==> flow/design.v <==
module pmi_ram_dp #(
  parameter pmi_wr_addr_depth = 256,
  parameter pmi_wr_addr_width = 8,
  parameter pmi_wr_data_width = 8,
  parameter pmi_rd_addr_depth = 256,
  parameter pmi_rd_addr_width = 8,
  parameter pmi_rd_data_width = 8,
  parameter pmi_regmode       = "reg",
  parameter pmi_resetmode     = "async",
  parameter pmi_family        = "common"
) (
  input  [pmi_wr_data_width-1:0] Data,
  input  [pmi_wr_addr_width-1:0] WrAddress,
  input  [pmi_rd_addr_width-1:0] RdAddress,
  input                          WrClock,
  input                          RdClock,
  input                          WrClockEn,
  input                          RdClockEn,
  input                          WE,
  input                          Reset,
  output reg [pmi_rd_data_width-1:0] Q
);
  localparam AW = $clog2(pmi_wr_addr_depth);
  reg [pmi_wr_data_width-1:0] mem [0:pmi_wr_addr_depth-1];
  reg [AW-1:0] rd_addr_q;
  always @(posedge WrClock)
    if (WrClockEn && WE)
      mem[WrAddress[AW-1:0]] <= Data;
  always @(posedge RdClock or posedge Reset)
    if (Reset) begin
      rd_addr_q <= 'd0;
      Q         <= 'd0;
    end else if (RdClockEn) begin
      rd_addr_q <= RdAddress[AW-1:0];
      Q         <= mem[rd_addr_q];
    end
endmodule
module pmi_mult #(
  parameter pmi_dataa_width         = 16,
  parameter pmi_datab_width         = 16,
  parameter pmi_sign                = "on",
  parameter pmi_additional_pipeline = 1,
  parameter pmi_input_reg           = "on",
  parameter pmi_output_reg          = "on",
  parameter pmi_family              = "common",
  parameter pmi_implementation      = "DSP"
) (
  input  [pmi_dataa_width-1:0] DataA,
  input  [pmi_datab_width-1:0] DataB,
  input                        Clock,
  input                        ClkEn,
  input                        Aclr,
  output reg [pmi_dataa_width+pmi_datab_width-1:0] Result
);
  reg [pmi_dataa_width-1:0] a_q;
  reg [pmi_datab_width-1:0] b_q;
  reg [pmi_dataa_width+pmi_datab_width-1:0] p_q;
  reg [pmi_dataa_width+pmi_datab_width-1:0] p_q2;
  always @(posedge Clock or posedge Aclr)
    if (Aclr) begin
      a_q    <= 'd0;
      b_q    <= 'd0;
      p_q    <= 'd0;
      p_q2   <= 'd0;
      Result <= 'd0;
    end else if (ClkEn) begin
      a_q    <= DataA;
      b_q    <= DataB;
      p_q    <= $signed(a_q) * $signed(b_q);
      p_q2   <= p_q;
      Result <= p_q2;
    end
endmodule
`timescale 1ns / 1ps
module Wienerfilter#(
    parameter WIDTH    = 16,
    parameter COL_NUM  = 128, 
    parameter ROW_NUM  = 2,
    localparam ADDR_DEP  =  COL_NUM * ROW_NUM,
    localparam ADDR_WID  =  $clog2(ADDR_DEP) + 'd1,
    localparam Serial_COL  =  $clog2(COL_NUM) + 'd1,
    localparam Serial_ROW  =  $clog2(ROW_NUM) + 'd1
)
(
input clk,
input rst,
input start,
input [ADDR_WID-1:0]wr_addr,
input ram_wr_en,
input [WIDTH-1:0]ram_data_in,
input  wire[7:0]rd_wiener,
input [1:0]rd_bank,
input      rd_para,
input [Serial_COL-1:0]wr_data_addr,
input ram_wr_data_en,
input [WIDTH-1:0]ram_data_wr_in,
output [WIDTH*2-1:0]DSP_ADD_DATA_o,
output reg[WIDTH*4-1:0]Wiener_data,
output reg Wiener_data_v,
output finish_cal_o,
output wire [WIDTH/2-1:0]ram_data_out_o,
output data_wr_v_o
) ;
localparam INIT      = 0,
           START     = 1, 
           READ_DATA = 2,
           WAIT_READ = 3,
           MULT_CAL  = 4,
           WAIT_CAL  = 5,
           ADD_CAL   = 6,
           DET       = 7, 
           FINISH    = 8;
reg [6:0]STATE;
reg [Serial_COL - 1:0 ]COL_cnt;
reg [Serial_ROW - 1:0 ]ROW_cnt;
reg [ADDR_WID-1:0]rd_ad_para;
reg [ADDR_WID-1:0]rd_addr;
always@(*) begin 
  rd_ad_para = rd_para? {rd_bank,rd_wiener[5:0]}:rd_addr;
end
wire [WIDTH/2-1:0]ram_data_out;
assign ram_data_out_o=ram_data_out;
wire [WIDTH-1:0]ram_data_data_out;
pmi_ram_dp
#(
  .pmi_wr_addr_depth    (ADDR_DEP ),  
  .pmi_wr_addr_width    (ADDR_WID ),  
  .pmi_wr_data_width    (WIDTH/2 ),  
  .pmi_rd_addr_depth    (ADDR_DEP ),  
  .pmi_rd_addr_width    (ADDR_WID ),  
  .pmi_rd_data_width    (WIDTH/2 ),  
  .pmi_regmode          ( "reg" ),  
  .pmi_resetmode        ("async" ),  
  .pmi_family           ("common" )   
) pmi_ram_dp_inst (
  .Data      (ram_data_in ),   
  .WrAddress (wr_addr ),   
  .RdAddress (rd_ad_para), 
  .WrClock   (clk   ),   
  .RdClock   (clk   ),   
  .WrClockEn (1 ),   
  .RdClockEn (1 ),   
  .WE        (ram_wr_en), 
  .Reset     (rst),   
  .Q         (ram_data_out )    
);
pmi_ram_dp
#(
  .pmi_wr_addr_depth    (COL_NUM ),  
  .pmi_wr_addr_width    (Serial_COL ),  
  .pmi_wr_data_width    (WIDTH ),  
  .pmi_rd_addr_depth    (COL_NUM ),  
  .pmi_rd_addr_width    (Serial_COL ),  
  .pmi_rd_data_width    (WIDTH ),  
  .pmi_regmode          ( "reg" ),  
  .pmi_resetmode        ("async" ),  
  .pmi_family           ("common" )   
) pmi_ram_dp_inst_data (
  .Data      (ram_data_wr_in ),   
  .WrAddress (wr_data_addr ),   
  .RdAddress (COL_cnt ),   
  .WrClock   (clk   ),   
  .RdClock   (clk   ),   
  .WrClockEn (1 ),   
  .RdClockEn (1 ),   
  .WE        (ram_wr_data_en), 
  .Reset     (rst),   
  .Q         (ram_data_data_out )    
);
reg finish_cal;
reg [WIDTH*2-1:0]DSP_ADD_DATA;
wire [WIDTH*2-1:0]result;
reg start_mult,start_mult_d,start_mult_dd;
reg data_wr_v;
always@(posedge clk or posedge rst) begin 
 if(rst) begin 
    STATE <= INIT;
    ROW_cnt <= 'd0;
    COL_cnt <= 'd0;
    start_mult <= 'd0;
    finish_cal <= 'd0;
    DSP_ADD_DATA <= 'd0;
    data_wr_v <='d0;
 end
 else begin 
   case(STATE) 
   INIT      :begin
    ROW_cnt <= 'd0;
    COL_cnt <= 'd0;  
    start_mult <= 'd0;
    finish_cal <= 'd0;
    DSP_ADD_DATA <= 'd0;
    data_wr_v <='d0;
    if(start) begin
        STATE <= START;
     end
    else      begin
        STATE <= INIT;
     end
        end
   START     :begin  
       STATE <= READ_DATA;
       start_mult <= 'd0;
       DSP_ADD_DATA <= DSP_ADD_DATA;
       data_wr_v <='d0;
        end
   READ_DATA :begin  
       STATE <= WAIT_READ;
       start_mult <= 'd0;
        end
   WAIT_READ :begin  
       STATE <= MULT_CAL;  
       start_mult <= 'd1;
        end
   MULT_CAL  :begin  
    STATE <= WAIT_CAL;  
    start_mult <= 'd0;
        end
   WAIT_CAL  :begin  
      if(start_mult_dd) begin STATE <= ADD_CAL;  end
      else begin STATE <= WAIT_CAL;  end
        end
   ADD_CAL :begin 
     if(COL_cnt <  COL_NUM - 'd1) begin
        COL_cnt <= COL_cnt + 'd1;
        STATE   <= START;
        data_wr_v <='d0;
        DSP_ADD_DATA <= DSP_ADD_DATA + result;
      end
     else begin
        COL_cnt <= 0;
        STATE   <= DET;
        data_wr_v <='d1;
        DSP_ADD_DATA <= DSP_ADD_DATA+ result;
      end 
   end    
   DET       :begin  
     DSP_ADD_DATA <= 'd0;
     data_wr_v <='d0;
     if(ROW_cnt <  ROW_NUM - 'd1) begin
        ROW_cnt <= ROW_cnt + 'd1;
        STATE   <= START;
        finish_cal <= 'd0;
      end
     else begin 
        ROW_cnt <= 'd0;
        STATE   <= FINISH;
        finish_cal <= 'd1;
     end
        end
   FINISH    :begin  
    data_wr_v <='d0;
    DSP_ADD_DATA <= 'd0;
    finish_cal <= 'd0;
    STATE   <= INIT;
        end
   endcase
 end
end
assign finish_cal_o = finish_cal;
assign DSP_ADD_DATA_o = DSP_ADD_DATA;
always@(posedge clk or posedge rst) begin 
    if(rst) begin 
        start_mult_d<= 'd0;
        start_mult_dd<= 'd0;
    end
    else begin 
        start_mult_d <= start_mult;
        start_mult_dd<= start_mult_d;
    end
   end
   always@(*) begin 
case(ROW_cnt) 
  'd0: rd_addr =  COL_cnt  ;
  'd1: rd_addr =  COL_NUM + COL_cnt ;
  'd2: rd_addr = {COL_NUM,1'd0 } + COL_cnt ;
  'd3: rd_addr = {COL_NUM,1'd0 } + COL_cnt + COL_NUM ;
endcase
   end
wire [WIDTH-1:0]data_in0,data_in1;
assign data_in0 = {{8{ram_data_out[WIDTH/2-1]}},ram_data_out};
 assign data_in1 = ram_data_data_out;
   pmi_mult
   #(
     .pmi_dataa_width         (WIDTH),  
     .pmi_datab_width         (WIDTH ),  
     .pmi_sign                ("on" ),  
     .pmi_additional_pipeline (1 ),  
     .pmi_input_reg           ( "on" ),  
     .pmi_output_reg          ( "on" ),  
     .pmi_family              ("common"  ),  
     .pmi_implementation      ("DSP" )   
   ) pmi_mult_dsp (
     .DataA  (data_in0 ),   
     .DataB  (data_in1 ),   
     .Clock  (clk ),   
     .ClkEn  (1 ),   
     .Aclr   (rst ),   
     .Result (result )    
   );
assign data_wr_v_o = data_wr_v;
always@(posedge clk or posedge rst)
 begin 
   if(rst) begin 
    Wiener_data  <='d0;
    Wiener_data_v<='d0;
   end
   else begin
case(ROW_cnt)
 'd0:begin if(data_wr_v) begin Wiener_data[WIDTH*1-1:WIDTH*0] <= DSP_ADD_DATA[15:0];  Wiener_data_v<='d0; end else begin Wiener_data <= Wiener_data; Wiener_data_v<='d0; end end
 'd1:begin if(data_wr_v) begin Wiener_data[WIDTH*2-1:WIDTH*1] <= DSP_ADD_DATA[15:0];  Wiener_data_v<='d0; end else begin Wiener_data <= Wiener_data; Wiener_data_v<='d0; end end
 'd2:begin if(data_wr_v) begin Wiener_data[WIDTH*3-1:WIDTH*2] <= DSP_ADD_DATA[23:8];  Wiener_data_v<='d0; end else begin Wiener_data <= Wiener_data; Wiener_data_v<='d0; end end
 'd3:begin if(data_wr_v) begin Wiener_data[WIDTH*4-1:WIDTH*3] <= DSP_ADD_DATA[23:8];  Wiener_data_v<='d1; end else begin Wiener_data <= Wiener_data; Wiener_data_v<='d0; end end
endcase 
    end
 end
endmodule
Tool chain data of Wienerfilter
The steps from the RTL of Wienerfilter to its reports follow in flow order.
Line numbers count from 1 in the design file above.
Operators carry their Yosys type and port widths (W data, S select, Z words).
Library cell names are shortened.
The mark -- stands for no value.
Set-up
  top module: Wienerfilter
  clock port: clk
  cell library: sky130hd
  corner: tt_025C_1v80

After elaboration
Yosys after proc, flatten, opt, wreduce and memory -nomap, before mapping. Memory bits, and registers merged into a memory's read port (data or address), are not among the register bits. Print and check cells are not counted. Equal cells are merged and count once.
Yosys's memory passes give these memory sizes; they may raise the number of words (mostly to a power of two), join words into wider ones and drop unused or constant bits.
Operators by class
  $add $sub $neg: 6
  multipliers: 1
  order comparisons: 2
  eq/ne operators: 11
  multiplexer cells: 25
  reductions and logical operators: 18
Operator list (number)
  $mul A8 B16 Y24: 1
  $pmux W32 S2: 1
  $pmux W7 S9: 1
  $add A32 B32 Y32: 1
  $pmux W8 S4: 1
  $mux W8: 4
  $eq A7 B3 Y1 const B: 4
  $pmux W8 S2: 1
  $mux W16: 1
  $eq A7 B2 Y1 const B: 2
  $reduce_bool A2 Y1: 6
  $reduce_bool A9 Y1: 1
  $add A1 B8 Y8 const A: 1
  $reduce_and A2 Y1: 4
  $reduce_or A4 Y1: 2
  $add A8 B1 Y8 const B: 1
  $lt A8 B7 Y1 const B: 1
  $add A8 B8 Y8 const A: 1
  $add A8 B8 Y8 const B: 1
  $pmux W1 S2: 4
  $eq A7 B1 Y1 const B: 1
  $eq A7 B4 Y1 const B: 1
  $logic_not A7 Y1: 1
  $mux W7: 1
  $reduce_or A3 Y1: 2
  $mux W1: 6
  $eq A2 B2 Y1 const B: 2
  $pmux W2 S2: 1
Other operator kinds: 8; their cells: 9.
Word-level totals
  bits in registers: 254
  memory bits (writable): 4096
  word width x clocked read ports: 24
  memories kept: 2
  input bits: 65
  output and inout bits: 107
Memories
  pmi_ram_dp_inst.mem: words 256, bits a word 8, rd ports 1, write ports 1, line 24  | reg [pmi_wr_data_width-1:0] mem [0:pmi_wr_addr_depth-1];
  pmi_ram_dp_inst_data.mem: words 128, bits a word 16, rd ports 1, write ports 1, line 24

Depth
Longest topological path by Yosys (ltp), each cell counted once; first at word level (registers and memories cut), then after technology mapping (sequential cells cut; the memories' decode and read muxes count).
Logic depth
  depth in word-level cells: 4
  ABC_AREA: 0
  depth in mapped cells: 19
  gate-level depth less buffers: 18

Mapped cells and area
Yosys stat after the flow's synthesis: flattened, memories mapped to cells. It holds for the ABC_AREA given above (unset counts as 0); a run with the other value may have another netlist.
Mapped netlist
  standard cells after synthesis: 7530
  cell area after synthesis: 171175.4 um2
  area of sequential cells: 129405.4 um2
  mapped flip-flops: 4352
  buffers: 379
Cell types (number)
  edfxtp_1: 4096
  mux4_2: 1352
  dfrtp_1: 255
  fa_1: 104
  nor2_1: 454
  ha_1: 82
  mux2_2: 87
  clkbuf_1: 246
  and2_1: 95
  inv_1: 150
  nand2_1: 103
  buf_1: 78
  xnor2_1: 32
  buf_2: 53
  a21oi_1: 47
  o21ai_0: 43
  a21o_1: 26
  nand3_1: 35
Not listed: further types 45, cells in them 192.
The figures by module come from a second, unflattened synthesis with its own total; it is not the netlist above.
Unflattened totals
  cell total of the unflattened synthesis: 9712
  area total of the unflattened synthesis: 181348.9 um2
Each row is one instance without its submodules.
Modules
  pmi_ram_dp: instances 1, cells 3912, area 80270.7 um2, seq. area 61899.4 um2
  pmi_ram_dp: instances 1, cells 3843, area 80114.3 um2, seq. area 62074.5 um2
  pmi_mult: instances 1, cells 1356, area 14453.9 um2, seq. area 3203.1 um2
  Wienerfilter: instances 1, cells 601, area 6510.0 um2, seq. area 3029.2 um2

Timing after synthesis
Source: OpenSTA report_checks on the synthesized netlist (no wires, ideal clock, input and output delay 20% of the period each), path of least setup slack; recovery checks are left aside. Register names are those of the netlist, which keeps one name where synthesis merged equal registers.
Timing path after synthesis
  path kind: reg-to-reg
  start: register pmi_mult_dsp.a_q[7]
  end: register pmi_mult_dsp.p_q[30]
  period: 5.6 ns
  setup time: 0.125 ns
  time at the first pin: 0.000 ns
  arrival time: 4.639 ns
  data required time: 5.475 ns
  setup slack: 0.836 ns
  path delay: 4.764 ns
  stages on the path: 17
  buffers on the path: 1
  period reached after synthesis: 4.764 ns
"path delay" is the arrival time less input delay plus setup time.
"stages on the path": output pins that drive a net of the path, with the launching flip-flop's if there is one; two outputs of one cell count as two.
"period reached after synthesis" is the clock period less the worst setup slack; recovery checks do not enter. This is arithmetic on one report: input and output delays are still those of the set period (20% each).
The rows between start and end are the longest chain of elaborated cells between them; the timing report does not say that the signal goes this way. Where chains are equally long, one stands for them.
Each line given opens the expression or statement behind the cell; cells for indexed reads and writes are added by Yosys, which also makes memories of some case tables.
Between the ends, after synthesis
  cells stage by stage: dfrtp_1 inv_1 buf_1 nor2_1 fa_1 fa_1 fa_1 inv_1 fa_1 inv_1 ha_1 o2111a_1 a21o_1 o41ai_1 o21ai_0 a31oi_1 xnor2_1
  cells in the longest elaborated chain: 1
  elaborated cells between the ends (all ways): 1
  source lines of those cells: 1
Ends and longest elaborated chain, after synthesis
  from (decl): line 55  | reg [pmi_dataa_width-1:0] a_q;
  from (assign): line 61  | a_q    <= 'd0;
  from (assign): line 67  | a_q    <= DataA;
  $mul A8 B16 Y24: line 69  | p_q    <= $signed(a_q) * $signed(b_q);
  to (assign): line 63  | p_q    <= 'd0;
  to (assign): line 69
  to (decl): line 57  | reg [pmi_dataa_width+pmi_datab_width-1:0] p_q;

Path in the finished layout
From the final timing report of stored run 1: the path of least setup slack in the routed layout; clock arrival at registers is part of the times.
Timing path after layout
  path kind: reg-to-reg
  start: register pmi_mult_dsp.a_q[7]
  end: register pmi_mult_dsp.p_q[19]
  period: 8.66 ns
  setup time: 0.13 ns
  time at the first pin: 0.98 ns
  arrival time: 6.40 ns
  data required time: 9.49 ns
  setup slack: 3.10 ns
  stages on the path: 16
  buffers on the path: 0
The rows between start and end are the longest chain of elaborated cells between them; the timing report does not say that the signal goes this way. Where chains are equally long, one stands for them.
Between the ends, after layout
  cells stage by stage: dfrtp_1 inv_1 nor2_1 fa_1 fa_1 fa_1 inv_1 fa_1 inv_1 ha_1 o2111a_1 a21o_1 o41ai_2 o21ai_0 a211oi_1 nor2_1
  cells in the longest elaborated chain: 1
  elaborated cells between the ends (all ways): 1
  source lines of those cells: 1
Ends and longest elaborated chain, after layout
  from (decl): line 55  | reg [pmi_dataa_width-1:0] a_q;
  from (assign): line 61  | a_q    <= 'd0;
  from (assign): line 67  | a_q    <= DataA;
  $mul A8 B16 Y24: line 69  | p_q    <= $signed(a_q) * $signed(b_q);
  to (assign): line 63  | p_q    <= 'd0;
  to (assign): line 69
  to (decl): line 57  | reg [pmi_dataa_width+pmi_datab_width-1:0] p_q;

Hand-over note for Wienerfilter

Module Wienerfilter, platform sky130hd: 2 stored runs of the flow (Yosys, OpenROAD) with differing settings, in no particular order. Input and output delays are each 20% of the period that was set; the output load is 0.01 pF.
By "achieved clock period (ns)" is meant the clock period of the run minus its worst setup slack. This is arithmetic on one report: input and output delays are still those of the set period (20% each).
"worst setup path time (ns)": the worst setup path's part of the clock period (all of it between registers, 20% less for each end at a port) less its slack. A launch clock that arrives late makes it longer, a capture clock that arrives late makes it shorter.
"finish__power__total" rests on the timing tool's default activity at the inputs, not on a simulated workload.

Flow files of stored run 1
==> flow/run.sh <==
#!/bin/bash
# the make line also repeats the synthesis and layout settings of config.mk as NAME=value (left out here)
make -C /OpenROAD-flow-scripts/flow DESIGN_CONFIG=/design/flow/config.mk WORK_HOME=/design/flow/orfs CLKGATE_MAP_FILE= finish
==> flow/config.mk <==
export PLATFORM = sky130hd
export DESIGN_NAME = Wienerfilter
export DESIGN_NICKNAME = Wienerfilter
export VERILOG_FILES = /design/flow/design.v
export SDC_FILE = /design/flow/constraint.sdc
export NUM_CORES = 4
export LEC_CHECK = 0
export CAP_MARGIN = 0
export CELL_PAD_IN_SITES_DETAIL_PLACEMENT = 2
export CORE_ASPECT_RATIO = 1.86
export CORE_MARGIN = 2
export CORE_UTILIZATION = 45
export GPL_ROUTABILITY_DRIVEN = 1
export GPL_TIMING_DRIVEN = 1
export MAX_ROUTING_LAYER = met4
export SETUP_SLACK_MARGIN = -0.27
export SLEW_MARGIN = 35
==> flow/constraint.sdc <==
create_clock -name core_clock -period 8.66 [get_ports {clk}]
set_input_delay 1.7320 -clock core_clock [delete_from_list [all_inputs] [get_ports {clk}]]
set_output_delay 1.7320 -clock core_clock [all_outputs]
set_load 0.01 [all_outputs]

report of stored run 1
yosys chip area after synthesis (um^2): 171175.4
finish__design__die__area: 385581.0
finish__design__instance__area__stdcell: 193347.0
finish__timing__setup__ws: 3.096
finish__timing__setup__tns: 0.000
finish__power__total: 4.678e-02
achieved clock period (ns): 5.564
worst setup path time (ns): 5.56
worst setup path kind: reg-to-reg

Flow files of stored run 2
==> flow/run.sh <==
#!/bin/bash
# the make line also repeats the synthesis and layout settings of config.mk as NAME=value (left out here)
make -C /OpenROAD-flow-scripts/flow DESIGN_CONFIG=/design/flow/config.mk WORK_HOME=/design/flow/orfs CLKGATE_MAP_FILE= finish
==> flow/config.mk <==
export PLATFORM = sky130hd
export DESIGN_NAME = Wienerfilter
export DESIGN_NICKNAME = Wienerfilter
export VERILOG_FILES = /design/flow/design.v
export SDC_FILE = /design/flow/constraint.sdc
export NUM_CORES = 4
export LEC_CHECK = 0
export CAP_MARGIN = 40
export CORE_MARGIN = 2
export CORE_UTILIZATION = 30
export GPL_ROUTABILITY_DRIVEN = 1
export MIN_ROUTING_LAYER = met1
export PLACE_DENSITY_LB_ADDON = 0.13
export SETUP_SLACK_MARGIN = -0.41
export SLEW_MARGIN = 25
export TNS_END_PERCENT = 30
==> flow/constraint.sdc <==
create_clock -name core_clock -period 4.54 [get_ports {clk}]
set_input_delay 0.9080 -clock core_clock [delete_from_list [all_inputs] [get_ports {clk}]]
set_output_delay 0.9080 -clock core_clock [all_outputs]
set_load 0.01 [all_outputs]

report of stored run 2
yosys chip area after synthesis (um^2): 171175.4
finish__design__die__area: 576643.0
finish__design__instance__area__stdcell: 203012.0
finish__timing__setup__ws: -0.150
finish__timing__setup__tns: -0.637
finish__power__total: 9.062e-02
achieved clock period (ns): 4.690
worst setup path time (ns): 4.69
worst setup path kind: reg-to-reg

End of note.
